==> flow/design.v <==
`timescale 1ns / 1ps
module neuron #(
    parameter DATA_WIDTH = 16,
    parameter signed [DATA_WIDTH-1:0] BIAS = 0    
)(
    input clk,
    input rst,
    input [DATA_WIDTH-1:0] data_in,       
    input [DATA_WIDTH-1:0] weight_in,     
    input data_in_valid,
    input data_in_last,                   
    output reg [DATA_WIDTH-1:0] neuron_out,
    output reg neuron_out_valid
);
    localparam SW = 2*DATA_WIDTH;
    function [SW-1:0] sat_add;
        input [SW-1:0] a;
        input [SW-1:0] b;
        reg [SW-1:0] s;
        begin
            s = a + b;
            if (!a[SW-1] && !b[SW-1] && s[SW-1])
                sat_add = {1'b0, {(SW-1){1'b1}}};
            else if (a[SW-1] && b[SW-1] && !s[SW-1])
                sat_add = {1'b1, {(SW-1){1'b0}}};
            else
                sat_add = s;
        end
    endfunction
    reg [SW-1:0] mul;
    reg mul_valid, mul_last;
    reg [SW-1:0] sum;
    reg [SW-1:0] total;
    reg total_valid;
    wire [SW-1:0] sum_next = sat_add(sum, mul);
    wire [SW-1:0] bias_q = {{2{BIAS[DATA_WIDTH-1]}}, BIAS, {(DATA_WIDTH-2){1'b0}}};
    wire [SW-1:0] biased = sat_add(total, bias_q);
    always @(posedge clk) begin
        mul <= $signed(data_in) * $signed(weight_in);
        if (rst) begin
            mul_valid <= 0;
            mul_last <= 0;
            sum <= 0;
            total <= 0;
            total_valid <= 0;
            neuron_out <= 0;
            neuron_out_valid <= 0;
        end else begin
            mul_valid <= data_in_valid;
            mul_last <= data_in_valid && data_in_last;
            total_valid <= 0;
            if (mul_valid) begin
                if (mul_last) begin
                    sum <= 0;
                    total <= sum_next;
                    total_valid <= 1;
                end else begin
                    sum <= sum_next;
                end
            end
            neuron_out_valid <= total_valid;
            if (total_valid) begin
                if (biased[SW-1:SW-3] == 3'b000 || biased[SW-1:SW-3] == 3'b111)
                    neuron_out <= biased[SW-3:DATA_WIDTH-2];
                else if (biased[SW-1])
                    neuron_out <= {1'b1, {(DATA_WIDTH-1){1'b0}}};
                else
                    neuron_out <= {1'b0, {(DATA_WIDTH-1){1'b1}}};
            end
        end
    end
endmodule
`timescale 1ns / 1ps
module Softmax #(
    parameter dataWidth = 16,         
    parameter numInputs = 4          
)(
    input clk,
    input rst,
    input [dataWidth*numInputs-1:0] in,    
    input in_valid,                        
    output reg [dataWidth*numInputs-1:0] out,  
    output reg valid,                      
    output reg [7:0] led_control           
);
localparam STAGE_IDLE = 2'b00,
           STAGE_EXP = 2'b01,
           STAGE_SUM = 2'b10,
           STAGE_NORM = 2'b11;
reg [1:0] state;
reg [dataWidth-1:0] input_array [0:numInputs-1];
reg [dataWidth-1:0] exp_values [0:numInputs-1];  
reg [dataWidth+2-1:0] sum_exp;  
reg [dataWidth-1:0] softmax_output [0:numInputs-1];
reg [1:0] max_class;
reg [4:0] shift_amt;
function [dataWidth-1:0] exp_lut;
    input [3:0] idx;
    begin
        case (idx)
            4'd0:  exp_lut = 16'h0800;  
            4'd1:  exp_lut = 16'h09D0;  
            4'd2:  exp_lut = 16'h0C20;  
            4'd3:  exp_lut = 16'h0F80;  
            4'd4:  exp_lut = 16'h1480;  
            4'd5:  exp_lut = 16'h1C80;  
            4'd6:  exp_lut = 16'h2A00;  
            4'd7:  exp_lut = 16'h4000;  
            4'd8:  exp_lut = 16'h6800;  
            4'd9:  exp_lut = 16'hAC00;  
            4'd10: exp_lut = 16'h1280;  
            4'd11: exp_lut = 16'h1F80;  
            4'd12: exp_lut = 16'h2C00;  
            4'd13: exp_lut = 16'h4C00;  
            4'd14: exp_lut = 16'h8000;  
            default: exp_lut = 16'hD800;  
        endcase
    end
endfunction
function [dataWidth-1:0] exp_function;
    input [dataWidth-1:0] x;
    reg [3:0] lut_idx;
    begin
        lut_idx = x[15:12] + 4'd8;  
        exp_function = exp_lut(lut_idx);
    end
endfunction
function [4:0] get_shift_amount;
    input [dataWidth+2-1:0] sum;
    reg [4:0] shift;
    begin
        shift = 0;
        if (sum[17:14] == 4'b0000) shift = 4;  
        else if (sum[17:15] == 3'b001) shift = 3;  
        else if (sum[17:16] == 2'b01) shift = 2;  
        else if (sum[17] == 1'b1) shift = 1;  
        else shift = 0;  
        get_shift_amount = shift;
    end
endfunction
always @(posedge clk) begin
    if (rst) begin
        state <= STAGE_IDLE;
        out <= 0;
        valid <= 0;
        led_control <= 8'b0;
        sum_exp <= 0;
        for (integer i = 0; i < numInputs; i = i + 1) begin
            input_array[i] <= 0;
            exp_values[i] <= 0;
        end
    end else begin
        valid <= 0;
        case (state)
            STAGE_IDLE: begin
                if (in_valid) begin
                    input_array[0] <= in[15:0];
                    input_array[1] <= in[31:16];
                    input_array[2] <= in[47:32];
                    input_array[3] <= in[63:48];
                    state <= STAGE_EXP;
                end
            end
            STAGE_EXP: begin
                exp_values[0] <= exp_function(input_array[0]);
                exp_values[1] <= exp_function(input_array[1]);
                exp_values[2] <= exp_function(input_array[2]);
                exp_values[3] <= exp_function(input_array[3]);
                state <= STAGE_SUM;
            end
            STAGE_SUM: begin
                sum_exp <= exp_values[0] + exp_values[1] + exp_values[2] + exp_values[3];
                state <= STAGE_NORM;
            end
            STAGE_NORM: begin
                shift_amt = get_shift_amount(sum_exp);
                softmax_output[0] = exp_values[0] >> shift_amt;
                softmax_output[1] = exp_values[1] >> shift_amt;
                softmax_output[2] = exp_values[2] >> shift_amt;
                softmax_output[3] = exp_values[3] >> shift_amt;
                out <= {softmax_output[3], softmax_output[2], softmax_output[1], softmax_output[0]};
                max_class = 0;
                if (softmax_output[1] > softmax_output[max_class]) max_class = 1;
                if (softmax_output[2] > softmax_output[max_class]) max_class = 2;
                if (softmax_output[3] > softmax_output[max_class]) max_class = 3;
                case (max_class)
                    2'b00: led_control <= 8'b00000001;  
                    2'b01: led_control <= 8'b00000010;  
                    2'b10: led_control <= 8'b00000100;  
                    2'b11: led_control <= 8'b00001000;  
                    default: led_control <= 8'b00000000;
                endcase
                valid <= 1;
                state <= STAGE_IDLE;
            end
        endcase
    end
end
endmodule
`timescale 1ns / 1ps
module fc_head #(
    parameter DATA_WIDTH = 16,
    parameter NUM_INPUTS = 1024,
    parameter NUM_OUTPUTS = 4
)(
    input clk,
    input rst,
    input [DATA_WIDTH-1:0] myinput,
    input [DATA_WIDTH*NUM_OUTPUTS-1:0] myweights,
    input myinputValid,
    output [DATA_WIDTH*NUM_OUTPUTS-1:0] softmax_out,
    output softmax_valid,
    output [7:0] led_control,
    output [DATA_WIDTH*NUM_OUTPUTS-1:0] logits
);
    reg [$clog2(NUM_INPUTS)-1:0] input_count;
    reg [DATA_WIDTH-1:0] input_d;
    reg input_valid_d, input_last_d;
    reg [DATA_WIDTH*NUM_OUTPUTS-1:0] weights;
    always @(posedge clk) begin
        input_d <= myinput;
        weights <= myweights;
        if (rst) begin
            input_count <= 0;
            input_valid_d <= 0;
            input_last_d <= 0;
        end else begin
            input_valid_d <= myinputValid;
            input_last_d <= myinputValid && (input_count == NUM_INPUTS-1);
            if (myinputValid)
                input_count <= input_count + 1;
        end
    end
    wire [NUM_OUTPUTS-1:0] neuron_valid;
    localparam [DATA_WIDTH*NUM_OUTPUTS-1:0] BIASES = {16'h003C, 16'h0001, 16'hFFD1, 16'h0006};
    genvar i;
    generate
        for (i = 0; i < NUM_OUTPUTS; i = i + 1) begin : output_layer
            neuron #(
                .DATA_WIDTH(DATA_WIDTH),
                .BIAS(BIASES[(i+1)*DATA_WIDTH-1 -: DATA_WIDTH])
            ) neuron_output (
                .clk(clk),
                .rst(rst),
                .data_in(input_d),
                .weight_in(weights[(i+1)*DATA_WIDTH-1 -: DATA_WIDTH]),
                .data_in_valid(input_valid_d),
                .data_in_last(input_last_d),
                .neuron_out(logits[(i+1)*DATA_WIDTH-1 -: DATA_WIDTH]),
                .neuron_out_valid(neuron_valid[i])
            );
        end
    endgenerate
    Softmax #(
        .dataWidth(DATA_WIDTH),
        .numInputs(NUM_OUTPUTS)
    ) softmax_inst (
        .clk(clk),
        .rst(rst),
        .in(logits),
        .in_valid(neuron_valid[0]),
        .out(softmax_out),
        .valid(softmax_valid),
        .led_control(led_control)
    );
endmodule
# --- Tool chain data of fc_head ---
# What the tools print for fc_head, step after step.
# Line numbers count from 1 in the design file above.
# Cell names lack the library's common part.
setup:
  top: "fc_head"
  clock: "clk"
  lib: "sky130hd"
  pvt_corner: "tt_025C_1v80"

# --- Word level ---
# Yosys after proc, flatten, opt, wreduce and memory -nomap, before mapping. Print and check cells are not counted. Equal cells are merged and count once.
# Memory sizes are those after Yosys's memory passes, which may raise the word count (mostly to a power of two), join words into wider ones and drop unused or constant bits.
classes:
  addsub: 16
  mul: 4
  n_cmp: 3
  equal: 20
  shifts: 4
  muxes: 52
  n_logic: 1
  reduce_logical: 56
ops:
  columns: ["op", "n"]
  rows:
  - ["multiplier 16 x 16 -> 32 bit", 4]
  - ["2-to-1 mux 32 bit", 16]
  - ["2-to-1 mux 16 bit", 14]
  - ["adder 32 bit", 4]
  - ["case mux 16 bit (select 4 bit)", 2]
  - ["right shift 16 x 5 -> 16 bit", 4]
  - ["> comparator 16 bit", 3]
  - ["adder 18 x 16 -> 18 bit", 2]
  - ["adder 32 x 15 -> 32 bit (second input constant)", 1]
  - ["adder 32 x 17 -> 32 bit (second input constant)", 1]
  - ["adder 32 x 20 -> 32 bit (second input constant)", 1]
  - ["adder 32 bit (second input constant)", 1]
  - ["case mux 8 bit (select 4 bit)", 1]
  - ["2-to-1 mux 5 bit", 5]
  - ["logical AND 1 bit", 22]
  - ["2-to-1 mux 2 bit", 9]
  - ["adder 16 x 16 -> 17 bit", 1]
  - ["logical NOT 1 bit", 16]
  - ["== test 2 bit (second input constant)", 8]
  - ["adder 4 bit (second input constant)", 4]
  - ["== test 3 bit (second input constant)", 4]
  - ["logical NOT 3 bit", 4]
  - ["adder 10 x 1 -> 10 bit (second input constant)", 1]
  - ["== test 10 bit (second input constant)", 1]
  - ["== test 2 x 1 -> 1 bit (second input constant)", 5]
  - ["logical NOT 2 bit", 4]
  - ["case mux 2 bit (select 4 bit)", 1]
  - ["AND reduction 2 bit", 3]
# Not listed: further kinds 8, cells in them 14.
word_totals:
  reg_bits: 765
  mem_bits_ro: 768
  clocked_rd_ports_x_width: 48
  memories: 4
  in_bits: 83
  out_inout_bits: 137
  elab_cells: 198
mem_list:
  columns: ["name", "words", "width", "read_ports", "write_ports", "line_no", "rtl"]
  rows:
  - ["(name not given)", 16, 12, 1, 0, 100, "case (idx)"]
  - ["(name not given)", 16, 12, 1, 0, 100, null]
  - ["(name not given)", 16, 12, 1, 0, 100, null]
  - ["(name not given)", 16, 12, 1, 0, 100, null]

# --- Depth ---
# Longest topological path by Yosys (ltp), each cell counted once; first at word level (registers and memories cut), then after technology mapping (sequential cells cut; the memories' decode and read muxes count).
logic_depth:
  depth_word: 31
  ABC_AREA: 0
  mapped_depth: 42
  depth_no_buf: 36

# --- After synthesis ---
# The flow's flattened synthesis, as Yosys stat reports it; memories are mapped. The netlist is that of the ABC_AREA named above (0 if unset); the other value can give another one.
# The area totals of this step are shown rounded.
by_type:
  columns: ["cell_type", "n", "area_total_um2"]
  rows:
  - ["fa_1", 1068, 2.14E+04]
  - ["dfxtp_1", 625, 12512]
  - ["ha_1", 561, 7.02E+03]
  - ["inv_1", 1269, 4.76E+03]
  - ["nand2_1", 1024, 3.84E+03]
  - ["and2_1", 412, 2.58E+03]
  - ["a21oi_1", 445, 2.23E+03]
  - ["xnor2_1", 207, 1.81E+03]
  - ["nor2_1", 440, 1.65E+03]
  - ["o21ai_0", 267, 1.34E+03]
  - ["clkbuf_1", 350, 1313.76]
  - ["mux2i_1", 120, 1.2E+03]
  - ["a211oi_1", 110, 825.792]
  - ["a21o_1", 107, 803.27]
  - ["nand2b_1", 128, 800.768]
  - ["xor2_1", 85, 744.464]
  - ["a31oi_1", 82, 512.992]
  - ["nand3_1", 99, 495.475]
# Other cell types: 71; their cells: 653.
synth_totals:
  cell_count: 8052
  synth_area_um2: 70700
  sequential_area_um2: 12500
  flip_flops: 625
  n_buf: 378
# The figures by module come from a second, unflattened synthesis with its own total; it is not the netlist above.
hier_totals:
  cells_unflattened: 8236
  area_unflattened_um2: 72600
# Each row is one instance without its submodules.
by_module:
  columns: ["module", "instances", "cells", "mod_area_um2", "seq_area_um2"]
  rows:
  - ["neuron", 1, 1742, 15300, 2040]
  - ["neuron", 1, 1749, 15200, 2040]
  - ["neuron", 1, 1709, 15200, 2040]
  - ["neuron", 1, 1723, 15100, 2040]
  - ["Softmax", 1, 1180, 9680, 2740]
  - ["fc_head", 1, 133, 2100, 1840]

# --- Worst setup path after synthesis ---
# Path of least setup slack by OpenSTA after synthesis, without wires, with an ideal clock, recovery checks aside; 20% of the period is set as input and as output delay. Where synthesis merged equal registers, the netlist keeps one of their names.
synth_timing:
  kind: "flip-flop to flip-flop"
  start: "register softmax_inst.sum_exp[16]"
  end: "register softmax_inst.led_control[1]"
  clock_period_ns: 8.0
  setup_time_ns: 0.117
  launch_ns: 0.000
  t_arrival_ns: 7.550
  t_required_ns: 7.883
  slack_ns: 0.332
  path_delay_ns: 7.667
  driving_pins: 40
  n_path_buf: 6
  synth_period_reached_ns: 7.668
# "path_delay_ns" = arrival - input delay + setup time.
# "driving_pins" counts driving pins, that of a launching flip-flop among them; a cell with two outputs on the path counts twice.
# "synth_period_reached_ns" is the clock period less the worst setup slack; recovery checks do not enter. This is arithmetic on one report: input and output delays are still those of the set period (20% each).
# The rows between start and end are the longest chain of elaborated cells between them; the timing report does not say that the signal goes this way. Where chains are equally long, one stands for them.
# A line is the first line of the expression or statement that the cell stems from. Yosys adds cells for indexed reads and writes and turns some case tables into memories.
# A register here has more assigning lines than the two given.
synth_via:
  path_cell_list: "dfxtp_1 buf_4 clkbuf_1 nor2_1 or2_2 clkbuf_1 clkbuf_1 nand2_1 nand3_1 a31oi_1 inv_1 ha_1 and4_1 nand2_1 o41a_1 o31ai_2 a21oi_2 a41oi_4 (+4 left out) a21o_1 a21oi_1 nor2_1 a211o_1 o2111ai_1 nand2_1 clkbuf_1 mux2_2 ha_1 nor2b_1 o21ai_0 nand2b_1 a21oi_1 o21ai_0 a31oi_1 o31a_1 o21a_1 a32o_1"
  elab_chain_len: 31
  cone_cells: 45
  cone_lines: 13
  classes_between: "compare (3); eq/ne (11); shift (4); mux (23); reduce/logical (4)"
synth_rtl:
  columns: ["element", "line_no", "rtl"]
  rows:
  - ["start, declared", 93, "reg [dataWidth+2-1:0] sum_exp;"]
  - ["start, assigned", 147, "sum_exp <= 0;"]
  - ["start, assigned", 172, "sum_exp <= exp_values[0] + exp_values[1] + exp_values[2] + exp_values[3];"]
  - ["== test 2 x 1 -> 1 bit", 135, "else if (sum[17:16] == 2'b01) shift = 2;"]
  - ["2-to-1 mux 5 bit", 135, null]
  - ["2-to-1 mux 5 bit", 134, "else if (sum[17:15] == 3'b001) shift = 3;"]
  - ["2-to-1 mux 5 bit", 133, "if (sum[17:14] == 4'b0000) shift = 4;"]
  - ["2-to-1 mux 5 bit", 154, "case (state)"]
  - ["2-to-1 mux 5 bit", 142, "if (rst) begin"]
  - ["right shift 16 x 5 -> 16 bit", 177, "softmax_output[0] = exp_values[0] >> shift_amt;"]
  - ["(+17 left out)", null, null]
  - ["2-to-1 mux 16 bit", 142, null]
  - ["> comparator 16 bit", 185, "if (softmax_output[3] > softmax_output[max_class]) max_class = 3;"]
  - ["2-to-1 mux 2 bit", 185, null]
  - ["2-to-1 mux 2 bit", 154, null]
  - ["2-to-1 mux 2 bit", 142, null]
  - ["== test 2 bit", 186, "case (max_class)"]
  - ["case mux 8 bit (select 4 bit)", 186, null]
  - ["end, assigned", 187, "2'b00: led_control <= 8'b00000001;"]
  - ["end, assigned", 188, "2'b01: led_control <= 8'b00000010;"]
  - ["end, declared", 84, "output reg [7:0] led_control"]

# --- Path in the finished layout ---
# Path of least setup slack in the final report of run 1 (OpenROAD, finished layout, wires in). Where an end is a register, its clock arrival counts in the times.
layout_timing:
  kind: "flip-flop to flip-flop"
  start: "register softmax_inst.sum_exp[17]"
  end: "register softmax_inst.led_control[1]"
  clock_period_ns: 7.63
  setup_time_ns: 0.11
  launch_ns: 0.70
  t_arrival_ns: 7.88
  t_required_ns: 8.22
  slack_ns: 0.34
  driving_pins: 34
  n_path_buf: 2
# The rows between start and end are the longest chain of elaborated cells between them; the timing report does not say that the signal goes this way. Where chains are equally long, one stands for them.
# A register here has more assigning lines than the two given.
layout_via:
  path_cell_list: "dfxtp_2 o21ba_4 buf_6 mux2i_2 mux2i_2 mux2i_1 inv_1 ha_1 and4_1 nand2_1 o41a_1 o31ai_2 a21oi_2 a41oi_4 mux4_2 inv_1 ha_1 a21o_1 a21oi_1 nor2_1 a211o_1 o2111ai_2 nand2_2 buf_4 mux2_2 ha_1 o21ai_0 nand2b_1 a21oi_1 o21ai_0 a31oi_1 o31a_1 o21a_1 a32o_1"
  elab_chain_len: 31
  cone_cells: 46
  cone_lines: 14
  classes_between: "compare (3); eq/ne (11); shift (4); mux (24); reduce/logical (4)"
layout_rtl:
  columns: ["element", "line_no", "rtl"]
  rows:
  - ["start, declared", 93, "reg [dataWidth+2-1:0] sum_exp;"]
  - ["start, assigned", 147, "sum_exp <= 0;"]
  - ["start, assigned", 172, "sum_exp <= exp_values[0] + exp_values[1] + exp_values[2] + exp_values[3];"]
  - ["2-to-1 mux 1 bit", 136, "else if (sum[17] == 1'b1) shift = 1;"]
  - ["2-to-1 mux 5 bit", 135, "else if (sum[17:16] == 2'b01) shift = 2;"]
  - ["2-to-1 mux 5 bit", 134, "else if (sum[17:15] == 3'b001) shift = 3;"]
  - ["2-to-1 mux 5 bit", 133, "if (sum[17:14] == 4'b0000) shift = 4;"]
  - ["2-to-1 mux 5 bit", 154, "case (state)"]
  - ["2-to-1 mux 5 bit", 142, "if (rst) begin"]
  - ["right shift 16 x 5 -> 16 bit", 177, "softmax_output[0] = exp_values[0] >> shift_amt;"]
  - ["(+17 left out)", null, null]
  - ["2-to-1 mux 16 bit", 142, null]
  - ["> comparator 16 bit", 185, "if (softmax_output[3] > softmax_output[max_class]) max_class = 3;"]
  - ["2-to-1 mux 2 bit", 185, null]
  - ["2-to-1 mux 2 bit", 154, null]
  - ["2-to-1 mux 2 bit", 142, null]
  - ["== test 2 bit", 186, "case (max_class)"]
  - ["case mux 8 bit (select 4 bit)", 186, null]
  - ["end, assigned", 187, "2'b00: led_control <= 8'b00000001;"]
  - ["end, assigned", 188, "2'b01: led_control <= 8'b00000010;"]
  - ["end, declared", 84, "output reg [7:0] led_control"]

# Measured data: module fc_head, platform sky130hd, 2 stored runs of the flow under differing settings, order arbitrary. Input and output delays are each 20% of the period that was set; the output load is 0.01 pF.
# The results are shown rounded.
runs:
  - name: "run 1"
    settings:
      CORE_UTILIZATION: 40
      period_ns: 7.63
      CAP_MARGIN: 20
      CORE_MARGIN: 2
      SLEW_MARGIN: 20
    results:
      post_route_util_pct: 44.7
      synthArea_um2: 70700
      die_footprint_um2: 180000
      ws_setup_ns: 0.337
      tns_setup_ns: 0.000
      hold_ws_ns: 0.455
  - name: "run 2"
    settings:
      CAP_MARGIN: 40
      CELL_PAD_IN_SITES_DETAIL_PLACEMENT: 0
      CELL_PAD_IN_SITES_GLOBAL_PLACEMENT: 2
      CORE_ASPECT_RATIO: 0.56
      CORE_MARGIN: 10
      CORE_UTILIZATION: 67
      CTS_CLUSTER_SIZE: 68
      MAX_ROUTING_LAYER: "met4"
      MIN_ROUTING_LAYER: "met2"
      PLACE_DENSITY_LB_ADDON: 0.22
      SLEW_MARGIN: 15
      TNS_END_PERCENT: 45
      period_ns: 5.92
    outcome: "no final report: placement broke off with FLW-0024"
